==> flow/design.v <==
module biriq_alu #(
    parameter C_HAS_ZBA_EXTENSION   = 1,
    parameter C_HAS_ZBB_EXTENSION   = 1,
    parameter C_HAS_ZBS_EXTENSION   = 1,
    parameter C_HAS_CZERO_EXTENSION = 1
) (
    input  wire logic [31:0] a_i,
    input  wire logic [31:0] b_i,
    input  wire logic [ 6:0] op_i,
    output wire logic [31:0] result_o,
    output wire logic [31:0] adder_result_o,
    output wire logic        mts_o,
    output wire logic        mtu_o,
    output wire logic        eq_o
);
  wire [31:0] adder_result;
  wire [31:0] shifter_result;
  wire [31:0] gates_result;
  wire [31:0] branch_result;
  biriq_adder #(
      .C_HAS_ZBA_EXTENSION(C_HAS_ZBA_EXTENSION),
      .C_HAS_ZBB_EXTENSION(C_HAS_ZBB_EXTENSION)
  ) adder_inst (
      .a_i (a_i),
      .b_i (b_i),
      .op_i(op_i[3:0]),
      .c_o (adder_result)
  );
  biriq_shifter #(
      .C_HAS_ZBB_EXTENSION(C_HAS_ZBB_EXTENSION),
      .C_HAS_ZBS_EXTENSION(C_HAS_ZBS_EXTENSION)
  ) shifter_inst (
      .a_i (a_i),
      .b_i (b_i),
      .op_i(op_i[4:0]),
      .c_o (shifter_result)
  );
  biriq_branch #(
      .C_HAS_ZBB_EXTENSION  (C_HAS_ZBB_EXTENSION),
      .C_HAS_CZERO_EXTENSION(C_HAS_CZERO_EXTENSION)
  ) branch_inst (
      .a_i  (a_i),
      .b_i  (b_i),
      .op_i (op_i[2:0]),
      .mts_o(mts_o),
      .mtu_o(mtu_o),
      .eq_o (eq_o),
      .c_o  (branch_result)
  );
  biriq_gates #(
      .C_HAS_ZBB_EXTENSION(C_HAS_ZBB_EXTENSION)
  ) gates_inst (
      .a_i (a_i),
      .b_i (b_i),
      .op_i(op_i[3:0]),
      .c_o (gates_result)
  );
  assign result_o = op_i[6:5] == 2'b00 ? adder_result :
                  op_i[6:5] == 2'b01 ? shifter_result :
                  op_i[6:5] == 2'b10 ? branch_result : 
                  gates_result;
  assign adder_result_o = adder_result;
endmodule
module biriq_adder #(
    parameter C_HAS_ZBA_EXTENSION = 0,
    parameter C_HAS_ZBB_EXTENSION = 0
) (
    input  wire logic [31:0] a_i,    
    input  wire logic [31:0] b_i,    
    /*verilator lint_off UNUSED*/
    input  wire logic [ 3:0] op_i,   
    /*verilator lint_on UNUSED*/
    output wire logic [31:0] c_o     
);
  wire [31:0] add_res;   
  /*verilator lint_off UNUSED*/
  wire [31:0] ext_res;   
  /*verilator lint_on UNUSED*/
  wire [31:0] sh_res;   
  generate
    if (C_HAS_ZBB_EXTENSION) begin : g_zbb
      assign ext_res = op_i[1:0] == 2'b00 ? {{24{a_i[7]}}, a_i[7:0]} : op_i[1:0] == 2'b01 ? {{16{a_i[15]}}, a_i[15:0]} : op_i[1:0] == 2'b10 ? {16'h0000, a_i[15:0]} : 32'h00000000;
    end else begin : g_nzbb
      assign ext_res = 32'd0;
    end
  endgenerate
  generate
    if (C_HAS_ZBA_EXTENSION) begin : g_zba
      assign sh_res = a_i << op_i[1:0];
    end else begin : g_nzba
      assign sh_res = a_i;
    end
  endgenerate
  assign add_res = op_i[2] ? sh_res - b_i : sh_res + b_i;
  generate
    if (C_HAS_ZBB_EXTENSION) begin : g_zbb_res
      assign c_o = op_i[3] == 1'b0 ? add_res : ext_res;
    end else begin : g_nzbb_res
      assign c_o = add_res;
    end
  endgenerate
endmodule
module biriq_branch #(
    parameter C_HAS_ZBB_EXTENSION   = 1,
    parameter C_HAS_CZERO_EXTENSION = 1
) (
    input  wire [31:0] a_i,     
    input  wire [31:0] b_i,     
    input  wire [ 2:0] op_i,    
    output wire        mts_o,
    output wire        mtu_o,
    output wire        eq_o,
    output wire [31:0] c_o      
);
  wire [31:0] operand_2;
  wire eq;
  wire gt_30;
  logic mts;
  logic mtu;
  wire mt;
  wire slt;
  generate
    if (C_HAS_CZERO_EXTENSION) begin : g_czero
      assign operand_2 = &op_i[2:1] ? 32'd0 : b_i;
    end else begin : g_nczero
      assign operand_2 = b_i;
    end
  endgenerate
  always_comb begin
    case ({
      a_i[31], b_i[31], gt_30
    })
      3'b000: begin
        mts = 0;
        mtu = 0;
      end
      3'b001: begin
        mts = 1;
        mtu = 1;
      end
      3'b010: begin
        mts = 1;
        mtu = 0;
      end
      3'b011: begin
        mts = 1;
        mtu = 0;
      end
      3'b100: begin
        mts = 0;
        mtu = 1;
      end
      3'b101: begin
        mts = 0;
        mtu = 1;
      end
      3'b110: begin
        mts = 0;
        mtu = 0;
      end
      3'b111: begin
        mts = 1;
        mtu = 1;
      end
    endcase
  end
  assign mt = op_i[2] ? mts : mtu;
  assign eq = a_i == operand_2;
  assign gt_30 = a_i[30:0] > b_i[30:0];
  assign slt = {op_i[1:0]} == 2'b10 ? {!(mts | eq)} : {!(mtu | eq)};
  generate
    if (C_HAS_ZBB_EXTENSION && C_HAS_CZERO_EXTENSION) begin : g_zbb_and_czero
      assign c_o = {op_i[2:1]}==2'b11 ? op_i[0]^eq ? a_i : 0 : {op_i[1:0]} == 2'b00 ? mt ? a_i : operand_2 : {op_i[1:0]} == 2'b01 ? !mt ? a_i : operand_2 : {31'd0, slt};
    end else if (C_HAS_ZBB_EXTENSION && !C_HAS_CZERO_EXTENSION) begin : g_zbb_and_nczero
      assign c_o = {op_i[1:0]} == 2'b00 ? mt ? a_i : operand_2 : {op_i[1:0]} == 2'b01 ? !mt ? a_i : operand_2 : {31'd0, slt};
    end else if (!C_HAS_ZBB_EXTENSION && C_HAS_CZERO_EXTENSION) begin : g_nzbb_and_czero
      assign c_o = {op_i[2:1]} == 2'b11 ? op_i[0] ^ eq ? a_i : 0 : {31'd0, slt};
    end else begin : g_nzbb_and_nczero
      assign c_o = {31'd0, slt};
    end
  endgenerate
  assign mts_o = mts;
  assign mtu_o = mtu;
  assign eq_o  = eq;
endmodule
module biriq_gates #(
    parameter C_HAS_ZBB_EXTENSION = 0
) (
    input  wire logic [31:0] a_i,    
    /*verilator lint_off UNUSEDSIGNAL*/
    input  wire logic [31:0] b_i,    
    input  wire logic [ 3:0] op_i,   
    output wire logic [31:0] c_o     
);
  logic [31:0] logic_gate_res;   
  wire  [31:0] operand_2;   
  wire  [31:0] ct_operand;   
  logic [ 5:0] res;   
  wire  [31:0] byte_rev_res;   
  logic [31:0] bitmanip_res;   
  wire [3:0] res_0, res_1, res_2, res_3;
  wire [4:0] res_0_1, res_1_1;
  logic [5:0] cpop_result;
  /*verilator lint_on UNUSEDSIGNAL*/
  assign operand_2 = op_i[2] ? ~b_i : b_i;
  generate
    if (C_HAS_ZBB_EXTENSION) begin : g_zbb
      always_comb begin
        case (op_i[1:0])
          2'b00: logic_gate_res = a_i & operand_2;
          2'b01: logic_gate_res = a_i | operand_2;
          2'b10: logic_gate_res = a_i ^ operand_2;
          2'b11:
          logic_gate_res = {
            {8{|a_i[31:24]}}, {8{|a_i[23:16]}}, {8{|a_i[15:8]}}, {8{|a_i[7:0]}}
          };   
        endcase
      end
    end else begin : g_nzbb
      always_comb begin
        case (op_i[1:0])
          2'b00: logic_gate_res = a_i & operand_2;
          2'b01: logic_gate_res = a_i | operand_2;
          2'b10: logic_gate_res = a_i ^ operand_2;
          2'b11: logic_gate_res = 'x;
        endcase
      end
    end
  endgenerate
  generate
    if (C_HAS_ZBB_EXTENSION) begin : g_zbb_logic
      for (genvar i = 0; i < 32; i++) begin : _clz
        assign ct_operand[i] = !op_i[2] ? a_i[i] : a_i[31-i];
      end
      always_comb begin
        casez (ct_operand)
          32'bzzzzzzzzzzzzzzzzzzzzzzzzzzzzzzz1: res = 0;
          32'bzzzzzzzzzzzzzzzzzzzzzzzzzzzzzz10: res = 1;
          32'bzzzzzzzzzzzzzzzzzzzzzzzzzzzzz100: res = 2;
          32'bzzzzzzzzzzzzzzzzzzzzzzzzzzzz1000: res = 3;
          32'bzzzzzzzzzzzzzzzzzzzzzzzzzzz10000: res = 4;
          32'bzzzzzzzzzzzzzzzzzzzzzzzzzz100000: res = 5;
          32'bzzzzzzzzzzzzzzzzzzzzzzzzz1000000: res = 6;
          32'bzzzzzzzzzzzzzzzzzzzzzzzz10000000: res = 7;
          32'bzzzzzzzzzzzzzzzzzzzzzzz100000000: res = 8;
          32'bzzzzzzzzzzzzzzzzzzzzzz1000000000: res = 9;
          32'bzzzzzzzzzzzzzzzzzzzzz10000000000: res = 10;
          32'bzzzzzzzzzzzzzzzzzzzz100000000000: res = 11;
          32'bzzzzzzzzzzzzzzzzzzz1000000000000: res = 12;
          32'bzzzzzzzzzzzzzzzzzz10000000000000: res = 13;
          32'bzzzzzzzzzzzzzzzzz100000000000000: res = 14;
          32'bzzzzzzzzzzzzzzzz1000000000000000: res = 15;
          32'bzzzzzzzzzzzzzzz10000000000000000: res = 16;
          32'bzzzzzzzzzzzzzz100000000000000000: res = 17;
          32'bzzzzzzzzzzzzz1000000000000000000: res = 18;
          32'bzzzzzzzzzzzz10000000000000000000: res = 19;
          32'bzzzzzzzzzzz100000000000000000000: res = 20;
          32'bzzzzzzzzzz1000000000000000000000: res = 21;
          32'bzzzzzzzzz10000000000000000000000: res = 22;
          32'bzzzzzzzz100000000000000000000000: res = 23;
          32'bzzzzzzz1000000000000000000000000: res = 24;
          32'bzzzzzz10000000000000000000000000: res = 25;
          32'bzzzzz100000000000000000000000000: res = 26;
          32'bzzzz1000000000000000000000000000: res = 27;
          32'bzzz10000000000000000000000000000: res = 28;
          32'bzz100000000000000000000000000000: res = 29;
          32'bz1000000000000000000000000000000: res = 30;
          32'b10000000000000000000000000000000: res = 31;
          default: res = 32;
        endcase
      end
      assign byte_rev_res = {a_i[7:0], a_i[15:8], a_i[23:16], a_i[31:24]};
      always_comb begin
        cpop_result = 0;
        for (integer i = 0; i < 32; i++) begin
          /*verilator lint_off WIDTHEXPAND*/
          cpop_result += a_i[i];
          /*verilator lint_on WIDTHEXPAND*/
        end
      end
      always_comb begin
        case (op_i[1:0])
          2'b00: bitmanip_res = {26'h0, res};
          2'b01: bitmanip_res = {26'h0, res};
          2'b10: bitmanip_res = byte_rev_res;
          2'b11: bitmanip_res = {26'h0, cpop_result};
        endcase
      end
      assign c_o = op_i[3] ? bitmanip_res : logic_gate_res;
    end else begin : g_nzbb_res
      assign c_o = logic_gate_res;
    end
  endgenerate
endmodule
/*verilator lint_on SELRANGE*/
module biriq_shifter #(
    parameter C_HAS_ZBB_EXTENSION = 0,
    parameter C_HAS_ZBS_EXTENSION = 0
) (
    input  wire [31:0] a_i,    
    /*verilator lint_off UNUSED*/
    input  wire [31:0] b_i,    
    input  wire [ 4:0] op_i,   
    /*verilator lint_on UNUSED*/
    output wire [31:0] c_o     
);
  wire [31:0] shift_res;
  wire [31:0] operand_1;
  wire [ 4:0] shamt;
  wire [31:0] shift_operand1, shift_stage1, shift_res_stage1, shift_stage2, shift_res_stage2, shift_stage3, shift_res_stage3, shift_stage4, shift_res_stage4, shift_stage5, shift_res_stage5;
  generate
    if (C_HAS_ZBS_EXTENSION) begin : g_one
      assign operand_1 = op_i[3] & !op_i[0] ? 32'b1 : a_i;
    end else begin : g_none
      assign operand_1 = a_i;
    end
  endgenerate
  assign shamt = b_i[4:0];
  for (genvar i = 0; i < 32; i++) begin : g_rev
    assign shift_operand1[i] = !op_i[0] ? operand_1[31-i] : operand_1[i];
  end
  generate
    if (C_HAS_ZBB_EXTENSION) begin : g_gen_shift_w_zbb
      assign shift_stage1[31] = op_i[1] & !op_i[3] ? shift_operand1[0] : (!op_i[3] & op_i[2]) ? a_i[31] : 1'b0;
      assign shift_stage1[30:0] = shift_operand1[31:1];
      assign shift_res_stage1 = shamt[0] ? shift_stage1 : shift_operand1;
      assign shift_stage2[31:30] = op_i[1] & !op_i[3] ? shift_res_stage1[1:0] :  (!op_i[3] & op_i[2]) ? {{2{a_i[31]}}} : 2'b00;
      assign shift_stage2[29:0] = shift_res_stage1[31:2];
      assign shift_res_stage2 = shamt[1] ? shift_stage2 : shift_res_stage1;
      assign shift_stage3[31:28] = op_i[1] & !op_i[3] ? shift_res_stage2[3:0] : (!op_i[3] & op_i[2]) ? {{4{a_i[31]}}} : 4'b00;
      assign shift_stage3[27:0] = shift_res_stage2[31:4];
      assign shift_res_stage3 = shamt[2] ? shift_stage3 : shift_res_stage2;
      assign shift_stage4[31:24] = op_i[1] & !op_i[3] ? shift_res_stage3[7:0] : (!op_i[3] & op_i[2]) ? {{8{a_i[31]}}} : 8'b00;
      assign shift_stage4[23:0] = shift_res_stage3[31:8];
      assign shift_res_stage4 = shamt[3] ? shift_stage4 : shift_res_stage3;
      assign shift_stage5[31:16] = op_i[1] & !op_i[3] ? shift_res_stage4[15:0] : (!op_i[3] & op_i[2]) ? {{16{a_i[31]}}} : 16'b00;
      assign shift_stage5[15:0] = shift_res_stage4[31:16];
      assign shift_res_stage5 = shamt[4] ? shift_stage5 : shift_res_stage4;
    end else begin : g_gen_shift_wo_zbb
      assign shift_stage1[31] = (!op_i[3] & op_i[2]) ? a_i[31] : 1'b0;
      assign shift_stage1[30:0] = shift_operand1[31:1];
      assign shift_res_stage1 = shamt[0] ? shift_stage1 : shift_operand1;
      assign shift_stage2[31:30] = (!op_i[3] & op_i[2]) ? {{2{a_i[31]}}} : 2'b00;
      assign shift_stage2[29:0] = shift_res_stage1[31:2];
      assign shift_res_stage2 = shamt[1] ? shift_stage2 : shift_res_stage1;
      assign shift_stage3[31:28] = (!op_i[3] & op_i[2]) ? {{4{a_i[31]}}} : 4'b00;
      assign shift_stage3[27:0] = shift_res_stage2[31:4];
      assign shift_res_stage3 = shamt[2] ? shift_stage3 : shift_res_stage2;
      assign shift_stage4[31:24] = (!op_i[3] & op_i[2]) ? {{8{a_i[31]}}} : 8'b00;
      assign shift_stage4[23:0] = shift_res_stage3[31:8];
      assign shift_res_stage4 = shamt[3] ? shift_stage4 : shift_res_stage3;
      assign shift_stage5[31:16] = (!op_i[3] & op_i[2]) ? {{16{a_i[31]}}} : 16'b00;
      assign shift_stage5[15:0] = shift_res_stage4[31:16];
      assign shift_res_stage5 = shamt[4] ? shift_stage5 : shift_res_stage4;
    end
  endgenerate
  for (genvar i = 0; i < 32; i++) begin : g_rev_b
    assign shift_res[i] = !op_i[0] ? shift_res_stage5[31-i] : shift_res_stage5[i];
  end
  generate
    if (C_HAS_ZBS_EXTENSION) begin : g_pg
      logic [31:0] postgate_res;
      always_comb begin
        case ({
          op_i[4], op_i[1]
        })
          2'b00: postgate_res = a_i & ~shift_res;
          2'b01: postgate_res = shift_res & 1;
          2'b10: postgate_res = a_i ^ shift_res;
          2'b11: postgate_res = a_i | shift_res;
        endcase
      end
      assign c_o = op_i[3] ? postgate_res : shift_res;
    end else begin : g_npg
      assign c_o = shift_res;
    end
  endgenerate
endmodule
module ixu_mul (
    input  wire [31:0] a,
    input  wire [31:0] b,
    input  wire [ 1:0] op,
    output wire [31:0] res
);
  wire [32:0] a1, b1;
  assign a1 = {op == 2'b11 ? 1'b0 : a[31], a[31:0]};
  assign b1 = {op[1] ? 1'b0 : b[31], b[31:0]};
  wire [65:0] result;
  assign result = $signed(a1) * $signed(b1);
  assign res = op == 2'b00 ? result[31:0] : result[63:32];
  /*verilator lint_off UNUSED*/
  wire unused;
  assign unused = |result[65:64];
  /*verilator lint_on UNUSED*/
endmodule
module ixu_div (
    input  wire         core_clock_i,   
    input  wire         core_flush_i,   
    input  wire         start,          
    input  wire         unsigned_i,
    input  wire         opcode_i,
    output logic        busy,           
    output logic        done,           
    output logic        valid,          
    output logic        dbz,            
    output logic        overflow,
    input  wire  [31:0] a_i,            
    input  wire  [31:0] b_i,            
    output logic [31:0] res
);
  logic [31:0] b1;   
  logic [31:0] quo, quo_next;   
  logic [32:0] acc, acc_next;   
  logic [$clog2(32)-1:0] i;   
  logic                  unsigned_r;
  logic                  sign;
  logic                  opcode;
  wire  [          31:0] a;
  wire  [          31:0] b;
  assign a = unsigned_i | ~a_i[31] ? a_i : ~a_i + 1'b1;
  assign b = unsigned_i | ~b_i[31] ? b_i : ~b_i + 1'b1;
  always_comb begin
    if (acc >= {1'b0, b1}) begin
      acc_next = acc - b1;
      {acc_next, quo_next} = {acc_next[31:0], quo, 1'b1};
    end else begin
      {acc_next, quo_next} = {acc, quo} << 1;
    end
  end
  wire [31:0] remainder = unsigned_r | ~sign ? acc_next[32:1] : ~acc_next[32:1] + 1'b1;
  wire [31:0] quotient = unsigned_r | ~sign ? quo_next : ~quo_next + 1'b1;
  always_ff @(posedge core_clock_i) begin
    if (core_flush_i) begin
      busy  <= 0;
      done  <= 0;
      valid <= 0;
      dbz   <= 0;
    end else if (start) begin
      valid  <= 0;
      i      <= 0;
      opcode <= opcode_i;
      if (b == 0) begin   
        busy     <= 0;
        done     <= 1;
        dbz      <= 1;
        overflow <= 0;
        res      <= opcode_i ? a_i : 32'hFFFFFFFF;
      end
      else if (a_i==32'h80000000 && b_i==32'hFFFFFFFF && !unsigned_i) begin  
        busy     <= 0;
        done     <= 1;
        dbz      <= 0;
        overflow <= 1;
        res      <= opcode_i ? 32'h00000000 : 32'h80000000;
      end else begin
        busy       <= 1;
        dbz        <= 0;
        overflow   <= 0;
        b1         <= b;
        unsigned_r <= unsigned_i;
        sign       <= opcode_i ? a_i[31] : a_i[31] ^ b_i[31];
        {acc, quo} <= {{32{1'b0}}, a, 1'b0};   
      end
    end else if (busy) begin
      if (i == 5'b11111) begin   
        busy  <= 0;
        done  <= 1;
        valid <= 1;
        res   <= opcode ? remainder : quotient;
      end else begin   
        i   <= i + 1;
        acc <= acc_next;
        quo <= quo_next;
      end
    end else begin
      done <= 1'b0;
    end
  end
endmodule
module ixu_mc_pipe (
    input  wire         core_clock_i,
    input  wire         core_flush_i,
    input  wire  [17:0] data_i,
    input  wire         valid_i,
    output logic        busy_o,
    output wire  [ 5:0] rs1_o,
    output wire  [ 5:0] rs2_o,
    input  wire  [31:0] rs1_data_i,
    input  wire  [31:0] rs2_data_i,
    output wire  [ 4:0] rob_o,
    input  wire  [ 6:0] opcode_i,
    input  wire  [ 6:0] ins_type,
    input  wire         imm_i,
    input  wire  [31:0] immediate_i,
    input  wire  [ 5:0] dest_i,
    output logic [ 5:0] wakeup_dest,
    output logic        wakeup_valid,
    output logic [ 5:0] l_wakeup_dest,
    output logic        l_wakeup_valid,
    output logic [ 5:0] ixu_mc_ex_dest,
    output logic [31:0] ixu_mc_ex_data,
    output logic        ixu_mc_ex_valid,
    output logic [ 5:0] ixu_mc_wb_dest,
    output logic [31:0] ixu_mc_wb_data,
    output logic        ixu_mc_wb_valid,
    output wire  [ 4:0] pmu_ins_id_o,
    output wire         pmu_ins_valid_o
);
  assign rob_o = data_i[4:0];
  assign rs1_o = data_i[11:6];
  assign rs2_o = data_i[17:12];
  typedef enum {
    IDLE,
    DIVISION
  } mc_pipe_state_t;
  mc_pipe_state_t        mc_pipe_state;
  reg             [31:0] a;
  reg             [31:0] b;
  reg             [ 6:0] opc;
  reg             [ 5:0] ex_dest;
  reg             [ 5:0] ex_rob;
  reg                    ex_valid;
  reg             [ 1:0] ex_type;
  reg                    ex_fwd;
  reg                    div_ex;
  wire            [31:0] ex_alu_result;
  wire            [31:0] ex_mul_result;
  wire            [31:0] ex_div_result;
  wire            [31:0] ex_adder_result;
  wire                   mts;
  wire                   mtu;
  wire                   eq;
  wire                   div_busy;
  wire                   div_done;
  wire                   div_dbz;
  wire                   div_overflow;
  wire                   div_valid;
  reg             [31:0] wb_data;
  reg             [ 5:0] wb_dest;
  reg             [ 5:0] wb_rob;
  reg                    wb_mul;
  reg             [31:0] wb_mul_data;
  reg                    wb_fwd;
  reg                    wb_valid;
  always_ff @(posedge core_clock_i) begin
    a   <= ins_type[3] ? 32'd0 : rs1_data_i;
    b   <= imm_i | ins_type[3] ? immediate_i : rs2_data_i;
    opc <= ins_type[3] ? 7'd0 : opcode_i;
  end
  always_ff @(posedge core_clock_i) {wb_dest, ex_dest} <= {ex_dest, dest_i};
  always_ff @(posedge core_clock_i) {wb_rob, ex_rob} <= {ex_rob, data_i[5:0]};
  always_ff @(posedge core_clock_i) wb_mul <= ex_type == 2'b01;
  always_ff @(posedge core_clock_i) wb_mul_data <= ex_mul_result;
  always_ff @(posedge core_clock_i)
    if (core_flush_i) {wb_valid, ex_valid} <= '0;
    else if (div_done) {wb_valid, ex_valid} <= {1'b0, 1'b1};
    else if (div_ex) {wb_valid, ex_valid} <= {1'b0, 1'b1};
    else if (!div_busy) {wb_valid, ex_valid} <= {ex_valid, valid_i};
  always_ff @(posedge core_clock_i) {ex_type} <= ins_type[6] ? 2'b10 : ins_type[5] ? 2'b01 : 2'b00;
  always_ff @(posedge core_clock_i)
    if (core_flush_i) {wb_fwd, ex_fwd} <= '0;
    else if (div_done) {wb_fwd, ex_fwd} <= {1'b0, 1'b1};
    else if (div_ex) {wb_fwd, ex_fwd} <= '0;
    else if (!div_busy) {wb_fwd, ex_fwd} <= {ex_fwd, (|ins_type[5:0]) & valid_i & (dest_i != '0)};
  always_ff @(posedge core_clock_i) wb_data <= ixu_mc_ex_data;
  always_comb begin
    case (mc_pipe_state)
      IDLE: busy_o = valid_i & ins_type[6];
      DIVISION: busy_o = !(div_done);
      default: busy_o = 0;
    endcase
  end
  always_ff @(posedge core_clock_i)
    if (core_flush_i) mc_pipe_state <= IDLE;
    else
      case (mc_pipe_state)
        IDLE: if (valid_i & ins_type[6]) mc_pipe_state <= DIVISION;
        DIVISION: if (div_done) mc_pipe_state <= IDLE;
      endcase
  always_ff @(posedge core_clock_i)
    if (core_flush_i) div_ex <= 1'b0;
    else
      case (mc_pipe_state)
        IDLE: if (valid_i & ins_type[6]) div_ex <= 1'b1;
        DIVISION: div_ex <= 1'b0;
      endcase
  assign ixu_mc_ex_dest = ex_dest;
  assign ixu_mc_ex_data = ex_type == 2'b00 ? ex_alu_result : ex_div_result;
  assign ixu_mc_ex_valid = ex_fwd;
  assign ixu_mc_wb_dest = wb_dest;
  assign ixu_mc_wb_data = wb_mul ? wb_mul_data : wb_data;
  assign ixu_mc_wb_valid = wb_fwd;
  assign wakeup_dest = dest_i;
  assign wakeup_valid = (valid_i & !busy_o & (|ins_type[4:0])) | div_done;
  assign l_wakeup_dest = ex_dest;
  assign l_wakeup_valid = ex_valid & (ex_type == 2'b01);
  assign pmu_ins_id_o = wb_rob[4:0];
  assign pmu_ins_valid_o = wb_valid;
  biriq_alu #(
      .C_HAS_ZBA_EXTENSION  (1'b0),
      .C_HAS_ZBB_EXTENSION  (1'b0),
      .C_HAS_ZBS_EXTENSION  (1'b0),
      .C_HAS_CZERO_EXTENSION(1'b0)
  ) biriq_alu_inst (
      .a_i(a),
      .b_i(b),
      .op_i(opc),
      .result_o(ex_alu_result),
      .adder_result_o(ex_adder_result),
      .mts_o(mts),
      .mtu_o(mtu),
      .eq_o(eq)
  );
  ixu_mul mul_inst (
      .a  (a),
      .b  (b),
      .op (opc[1:0]),
      .res(ex_mul_result)
  );
  ixu_div division_inst (
      .core_clock_i(core_clock_i),
      .core_flush_i(core_flush_i),
      .start(div_ex),
      .unsigned_i(opc[0]),
      .opcode_i(opc[1]),
      .busy(div_busy),
      .done(div_done),
      .valid(div_valid),
      .dbz(div_dbz),
      .overflow(div_overflow),
      .a_i(a),
      .b_i(b),
      .res(ex_div_result)
  );
  /*verilator lint_off UNUSED*/
  wire unused;
  assign unused = |ex_adder_result | mts | mtu | eq | div_dbz | div_overflow | div_valid | div_busy | wb_rob[5];
  /*verilator lint_on UNUSED*/
endmodule
From RTL to reports: ixu_mc_pipe
What the tools print for ixu_mc_pipe, step after step.
Lines are those of the file above, counted from 1.
Operators carry their Yosys type and port widths (W data, S select, Z words).
Library cell names are shortened.
{ "inputs": {"top_module": "ixu_mc_pipe", "clock": "core_clock_i", "cell_library": "sky130hd", "corner": "tt_025C_1v80"} }

After elaboration
Yosys after proc, flatten, opt, wreduce and memory -nomap, before mapping. Memory bits, and registers merged into a memory's read port (data or address), are not among the register bits. Print and check cells are not counted. Equal cells are merged and count once.
Memory sizes are those after Yosys's memory passes, which may raise the word count (mostly to a power of two), join words into wider ones and drop unused or constant bits.
{ "bits": {"reg_bits": 336, "mem_bits_ro": 16, "memories": 1, "out_inout_bits": 116, "word_cells": 250} }
{ "op_classes": {"addsub": 8, "mul": 1, "cmp": 2, "n_eq": 19, "mux": 136, "logic": 28, "reduce_and_logical": 28} }
{ "memory_table": {"columns": ["memory", "words", "word_bits", "read_ports", "wr", "line", "source"], "rows": [
  ["(no name shown)", 8, 2, 1, 0, 130, "case ({"]
]} }
{ "op_table": {"columns": ["op", "n"], "rows": [
  ["$mul A33 B33 Y64", 1],
  ["$mux W32", 33],
  ["$mux W33", 5],
  ["$add A32 B1 Y32 const B", 4],
  ["$not A32 Y32", 4],
  ["$pmux W32 S3", 1],
  ["$mux W1", 87],
  ["$mux W65", 1],
  ["$sub A32 B32 Y32", 2],
  ["$eq A32 B32 Y1 const B", 2],
  ["$logic_not A32 Y1", 2],
  ["$pmux W32 S2", 1],
  ["$ge A33 B32 Y1", 1],
  ["$eq A32 B1 Y1 const B", 1],
  ["$add A32 B32 Y32", 1],
  ["$eq A32 B32 Y1", 1],
  ["$and A32 B32 Y32", 1],
  ["$or A32 B32 Y32", 1],
  ["$xor A32 B32 Y32", 1],
  ["$gt A31 B31 Y1", 1],
  ["$mux W16", 1],
  ["$mux W5", 2],
  ["$ne A2 B2 Y1 const B", 4],
  ["$reduce_and A4 Y1", 2],
  ["$mux W8", 1],
  ["$and A1 B1 Y1", 7],
  ["$or A1 B1 Y1", 7],
  ["$not A1 Y1", 6]
]} }
Other operator kinds: 22; their cells: 41.

Logic depth
Yosys ltp: most cells in a row. Word level: on the elaborated netlist, between registers, memories and ports. Mapped: between sequential cells and ports; inverters and the memories' decode and read muxes count.
{ "depth": {"depth_word": 12, "ABC_AREA": 0, "ltp_mapped": 33, "mapped_depth_nobuf": 31} }

After synthesis
Yosys stat after the flow's synthesis: flattened, memories mapped to cells. It holds for the ABC_AREA given above (unset counts as 0); a run with the other value may have another netlist.
{ "types": {"columns": ["cell_type", "n", "type_area_um2"], "rows": [
  ["fa_1", 1128, 2.26E+04],
  ["inv_1", 1276, 4.79E+03],
  ["ha_1", 382, 4.78E+03],
  ["edfxtp_1", 137, 4.11E+03],
  ["nand2_1", 980, 3.68E+03],
  ["dfxtp_1", 168, 3.36E+03],
  ["nor2_1", 667, 2.5E+03],
  ["xnor2_1", 179, 1.57E+03],
  ["a21oi_1", 292, 1.46E+03],
  ["o21ai_0", 272, 1.36E+03],
  ["clkbuf_1", 325, 1219.92],
  ["mux2_2", 79, 889.603],
  ["xor2_1", 98, 858.323],
  ["mux4_2", 29, 653.126],
  ["mux2i_1", 63, 630.605],
  ["a21o_1", 69, 517.997],
  ["nor2b_1", 69, 431.664],
  ["nand3_1", 81, 405.389]
]} }
Not listed: further types 67, cells in them 855.
{ "synth_totals": {"stdcells": 7149, "yosys_area_um2": 61441.4, "sequential_area_um2": 7477.2, "flip_flops": 305, "buf_cells": 464} }
The figures by module come from a second, unflattened synthesis with its own total; it is not the netlist above.
{ "unflattened": {"cells_unflattened": 7327, "hier_area_um2": 65001.1} }
Each row is one instance without its submodules.
{ "modules": {"columns": ["mod", "n_inst", "cells", "area_um2", "seq_area_um2"], "rows": [
  ["ixu_mul", 1, 4232, 38256.7, 0.0],
  ["ixu_div", 1, 1394, 11761.3, 4224.1],
  ["ixu_mc_pipe", 1, 380, 5196.2, 3343.2],
  ["biriq_shifter #(C_HAS_ZBB_EXTENSION=0, C_HAS_ZBS_EXTENSION=0)", 1, 460, 3189.3, 0.0],
  ["biriq_adder #(C_HAS_ZBA_EXTENSION=0, C_HAS_ZBB_EXTENSION=0)", 1, 356, 2398.6, 0.0],
  ["biriq_gates #(C_HAS_ZBB_EXTENSION=0)", 1, 309, 2233.4, 0.0],
  ["biriq_branch #(C_HAS_ZBB_EXTENSION=0, C_HAS_CZERO_EXTENSION=0)", 1, 157, 1151.1, 0.0],
  ["biriq_alu", 1, 39, 814.5, 0.0]
]} }

Worst setup path after synthesis
OpenSTA on the mapped netlist: ideal clock, no wires. The path of least setup slack (recovery checks aside). Input and output delay are each 20% of the period. Register names are those of the netlist, which keeps one name where synthesis merged equal registers.
{ "synth_path": {"path_type": "register to register", "startpoint": "reg b[0]", "endpoint": "reg wb_mul_data[30]", "clock_period_ns": 9.0, "t_first_pin_ns": 0.000, "arrival_ns": 8.690, "path_slack_ns": 0.179, "delay_ns": 8.821, "stages": 32, "n_path_buf": 3, "synth_period_reached_ns": 8.821} }
"delay_ns" = arrival - input delay + setup time.
"stages": output pins that drive a net of the path, with the launching flip-flop's if there is one; two outputs of one cell count as two.
"synth_period_reached_ns" = period - worst setup slack (recovery checks aside). The figure is calculated, with input and output delays left at 20% of the set period.
The rows between start and end are the longest chain of elaborated cells between them; the timing report does not say that the signal goes this way. Where chains are equally long, one stands for them.
A line is the first line of the expression or statement that the cell stems from. Yosys adds cells for indexed reads and writes and turns some case tables into memories.
{ "synth_between": {"cell_sequence": "dfxtp_1 -> clkbuf_1 -> clkbuf_1 -> clkbuf_1 -> nand2_1 -> inv_1 -> fa_1 -> inv_1 -> fa_1 -> inv_1 -> fa_1 -> inv_1 -> fa_1 -> inv_1 -> fa_1 -> fa_1 -> fa_1 -> inv_1 -> fa_1 -> inv_1 -> ha_1 -> inv_1 -> o21bai_1 -> a21o_1 -> a21oi_1 -> o21ai_0 -> or3_1 -> o211ai_1 -> a211oi_1 -> a211oi_1 -> xor2_1 -> o21ai_0", "elab_chain_len": 2, "cone_cells": 2, "cone_classes": "mul: 1; mux: 1"} }
{ "synth_rtl": {"columns": ["item", "line", "source"], "rows": [
  ["from (decl)", 518, "reg             [31:0] b;"],
  ["from (assign)", 547, "b   <= imm_i | ins_type[3] ? immediate_i : rs2_data_i;"],
  ["$mul A33 B33 Y64", 389, "assign result = $signed(a1) * $signed(b1);"],
  ["$mux W32", 390, "assign res = op == 2'b00 ? result[31:0] : result[63:32];"],
  ["to (assign)", 553, "always_ff @(posedge core_clock_i) wb_mul_data <= ex_mul_result;"],
  ["to (decl)", 542, "reg             [31:0] wb_mul_data;"]
]} }

Timing after layout
Path of least setup slack in the final report of run 2 (OpenROAD, finished layout, wires in). Where an end is a register, its clock arrival counts in the times.
{ "layout_path": {"path_type": "register to register", "startpoint": "reg b[6]", "endpoint": "reg wb_mul_data[12]", "clock_period_ns": 10.4, "t_first_pin_ns": 0.68, "arrival_ns": 10.03, "path_slack_ns": 0.93, "stages": 28, "n_path_buf": 2} }
The rows between start and end are the longest chain of elaborated cells between them; the timing report does not say that the signal goes this way. Where chains are equally long, one stands for them.
{ "layout_between": {"cell_sequence": "dfxtp_2 -> buf_4 -> nand2_1 -> fa_1 -> inv_1 -> fa_1 -> fa_1 -> inv_1 -> fa_1 -> fa_1 -> fa_1 -> fa_1 -> inv_1 -> fa_1 -> ha_1 -> a21o_1 -> a21oi_1 -> o21ai_0 -> a211o_1 -> a211o_1 -> nor2_1 -> o21a_1 -> o22ai_1 -> nor4b_1 -> o31ai_1 -> xnor2_1 -> buf_4 -> o21ai_0", "elab_chain_len": 2, "cone_cells": 2, "cone_classes": "mul: 1; mux: 1"} }
{ "layout_rtl": {"columns": ["item", "line", "source"], "rows": [
  ["from (decl)", 518, "reg             [31:0] b;"],
  ["from (assign)", 547, "b   <= imm_i | ins_type[3] ? immediate_i : rs2_data_i;"],
  ["$mul A33 B33 Y64", 389, "assign result = $signed(a1) * $signed(b1);"],
  ["$mux W32", 390, "assign res = op == 2'b00 ? result[31:0] : result[63:32];"],
  ["to (assign)", 553, "always_ff @(posedge core_clock_i) wb_mul_data <= ex_mul_result;"],
  ["to (decl)", 542, "reg             [31:0] wb_mul_data;"]
]} }

Subject: flow runs of ixu_mc_pipe

Hi,

Module ixu_mc_pipe, platform sky130hd: 5 stored runs of the flow (Yosys, OpenROAD) with differing settings, in no particular order. Input and output delays are each 20% of the period that was set; the output load is 0.01 pF.

settings of run 1
{
  "ABC_AREA": 0,
  "CAP_MARGIN": 30,
  "CELL_PAD_IN_SITES_DETAIL_PLACEMENT": 2,
  "CELL_PAD_IN_SITES_GLOBAL_PLACEMENT": 2,
  "CORE_ASPECT_RATIO": 0.96,
  "CORE_MARGIN": 7,
  "CORE_UTILIZATION": 56,
  "CTS_CLUSTER_DIAMETER": 343,
  "CTS_CLUSTER_SIZE": 98,
  "GPL_ROUTABILITY_DRIVEN": 0,
  "GPL_TIMING_DRIVEN": 0,
  "HOLD_SLACK_MARGIN": 0.29,
  "MIN_ROUTING_LAYER": "met2",
  "PLACE_DENSITY_LB_ADDON": 0.24,
  "SETUP_SLACK_MARGIN": 1.29,
  "SLEW_MARGIN": 25,
  "TNS_END_PERCENT": 90,
  "period_ns": 9.35
}
report of run 1: did not finish, place, FLW-0024

settings of run 2
{
  "CAP_MARGIN": 30,
  "CELL_PAD_IN_SITES_GLOBAL_PLACEMENT": 2,
  "CORE_UTILIZATION": 20,
  "GPL_TIMING_DRIVEN": 1,
  "HOLD_SLACK_MARGIN": 0.17,
  "MAX_ROUTING_LAYER": "met4",
  "MIN_ROUTING_LAYER": "met1",
  "PLACE_DENSITY_LB_ADDON": 0.01,
  "SLEW_MARGIN": 30,
  "period_ns": 10.4,
  "CORE_MARGIN": 2
}
report of run 2
yosys chip area after synthesis (um^2): 61441.4
finish__design__die__area: 311654.0
finish__design__instance__area__stdcell: 71199.5
finish__design__instance__utilization: 0.2328
finish__timing__setup__ws: 0.931
finish__timing__setup__tns: 0.000
finish__timing__hold__ws: 0.325

settings of run 3
{
  "CORE_UTILIZATION": 28,
  "SETUP_SLACK_MARGIN": 0.4,
  "period_ns": 8.63,
  "CAP_MARGIN": 20,
  "CORE_MARGIN": 2,
  "SLEW_MARGIN": 20
}
report of run 3
yosys chip area after synthesis (um^2): 61441.4
finish__design__die__area: 223195.0
finish__design__instance__area__stdcell: 73081.3
finish__design__instance__utilization: 0.3359
finish__timing__setup__ws: 0.419
finish__timing__setup__tns: 0.000
finish__timing__hold__ws: 0.323

settings of run 4
{
  "ABC_AREA": 0,
  "CAP_MARGIN": 30,
  "CELL_PAD_IN_SITES_DETAIL_PLACEMENT": 2,
  "CELL_PAD_IN_SITES_GLOBAL_PLACEMENT": 2,
  "CORE_ASPECT_RATIO": 0.96,
  "CORE_MARGIN": 7,
  "CORE_UTILIZATION": 39,
  "CTS_CLUSTER_SIZE": 98,
  "GPL_TIMING_DRIVEN": 0,
  "HOLD_SLACK_MARGIN": 0.29,
  "MIN_ROUTING_LAYER": "met2",
  "PLACE_DENSITY_LB_ADDON": 0.24,
  "SETUP_SLACK_MARGIN": 1.29,
  "SLEW_MARGIN": 25,
  "TNS_END_PERCENT": 90,
  "period_ns": 9.35
}
report of run 4: did not finish, route, GRT-0116

settings of run 5
{
  "ABC_AREA": 1,
  "CAP_MARGIN": 30,
  "CELL_PAD_IN_SITES_DETAIL_PLACEMENT": 2,
  "CELL_PAD_IN_SITES_GLOBAL_PLACEMENT": 2,
  "CORE_ASPECT_RATIO": 0.96,
  "CORE_MARGIN": 7,
  "CORE_UTILIZATION": 56,
  "CTS_CLUSTER_DIAMETER": 322,
  "CTS_CLUSTER_SIZE": 98,
  "GPL_ROUTABILITY_DRIVEN": 0,
  "GPL_TIMING_DRIVEN": 0,
  "HOLD_SLACK_MARGIN": 0.29,
  "MIN_ROUTING_LAYER": "met2",
  "PLACE_DENSITY_LB_ADDON": 0.24,
  "SETUP_SLACK_MARGIN": 1.29,
  "SLEW_MARGIN": 30,
  "TNS_END_PERCENT": 90,
  "period_ns": 9.35
}
report of run 5: did not finish, place, FLW-0024

Regards
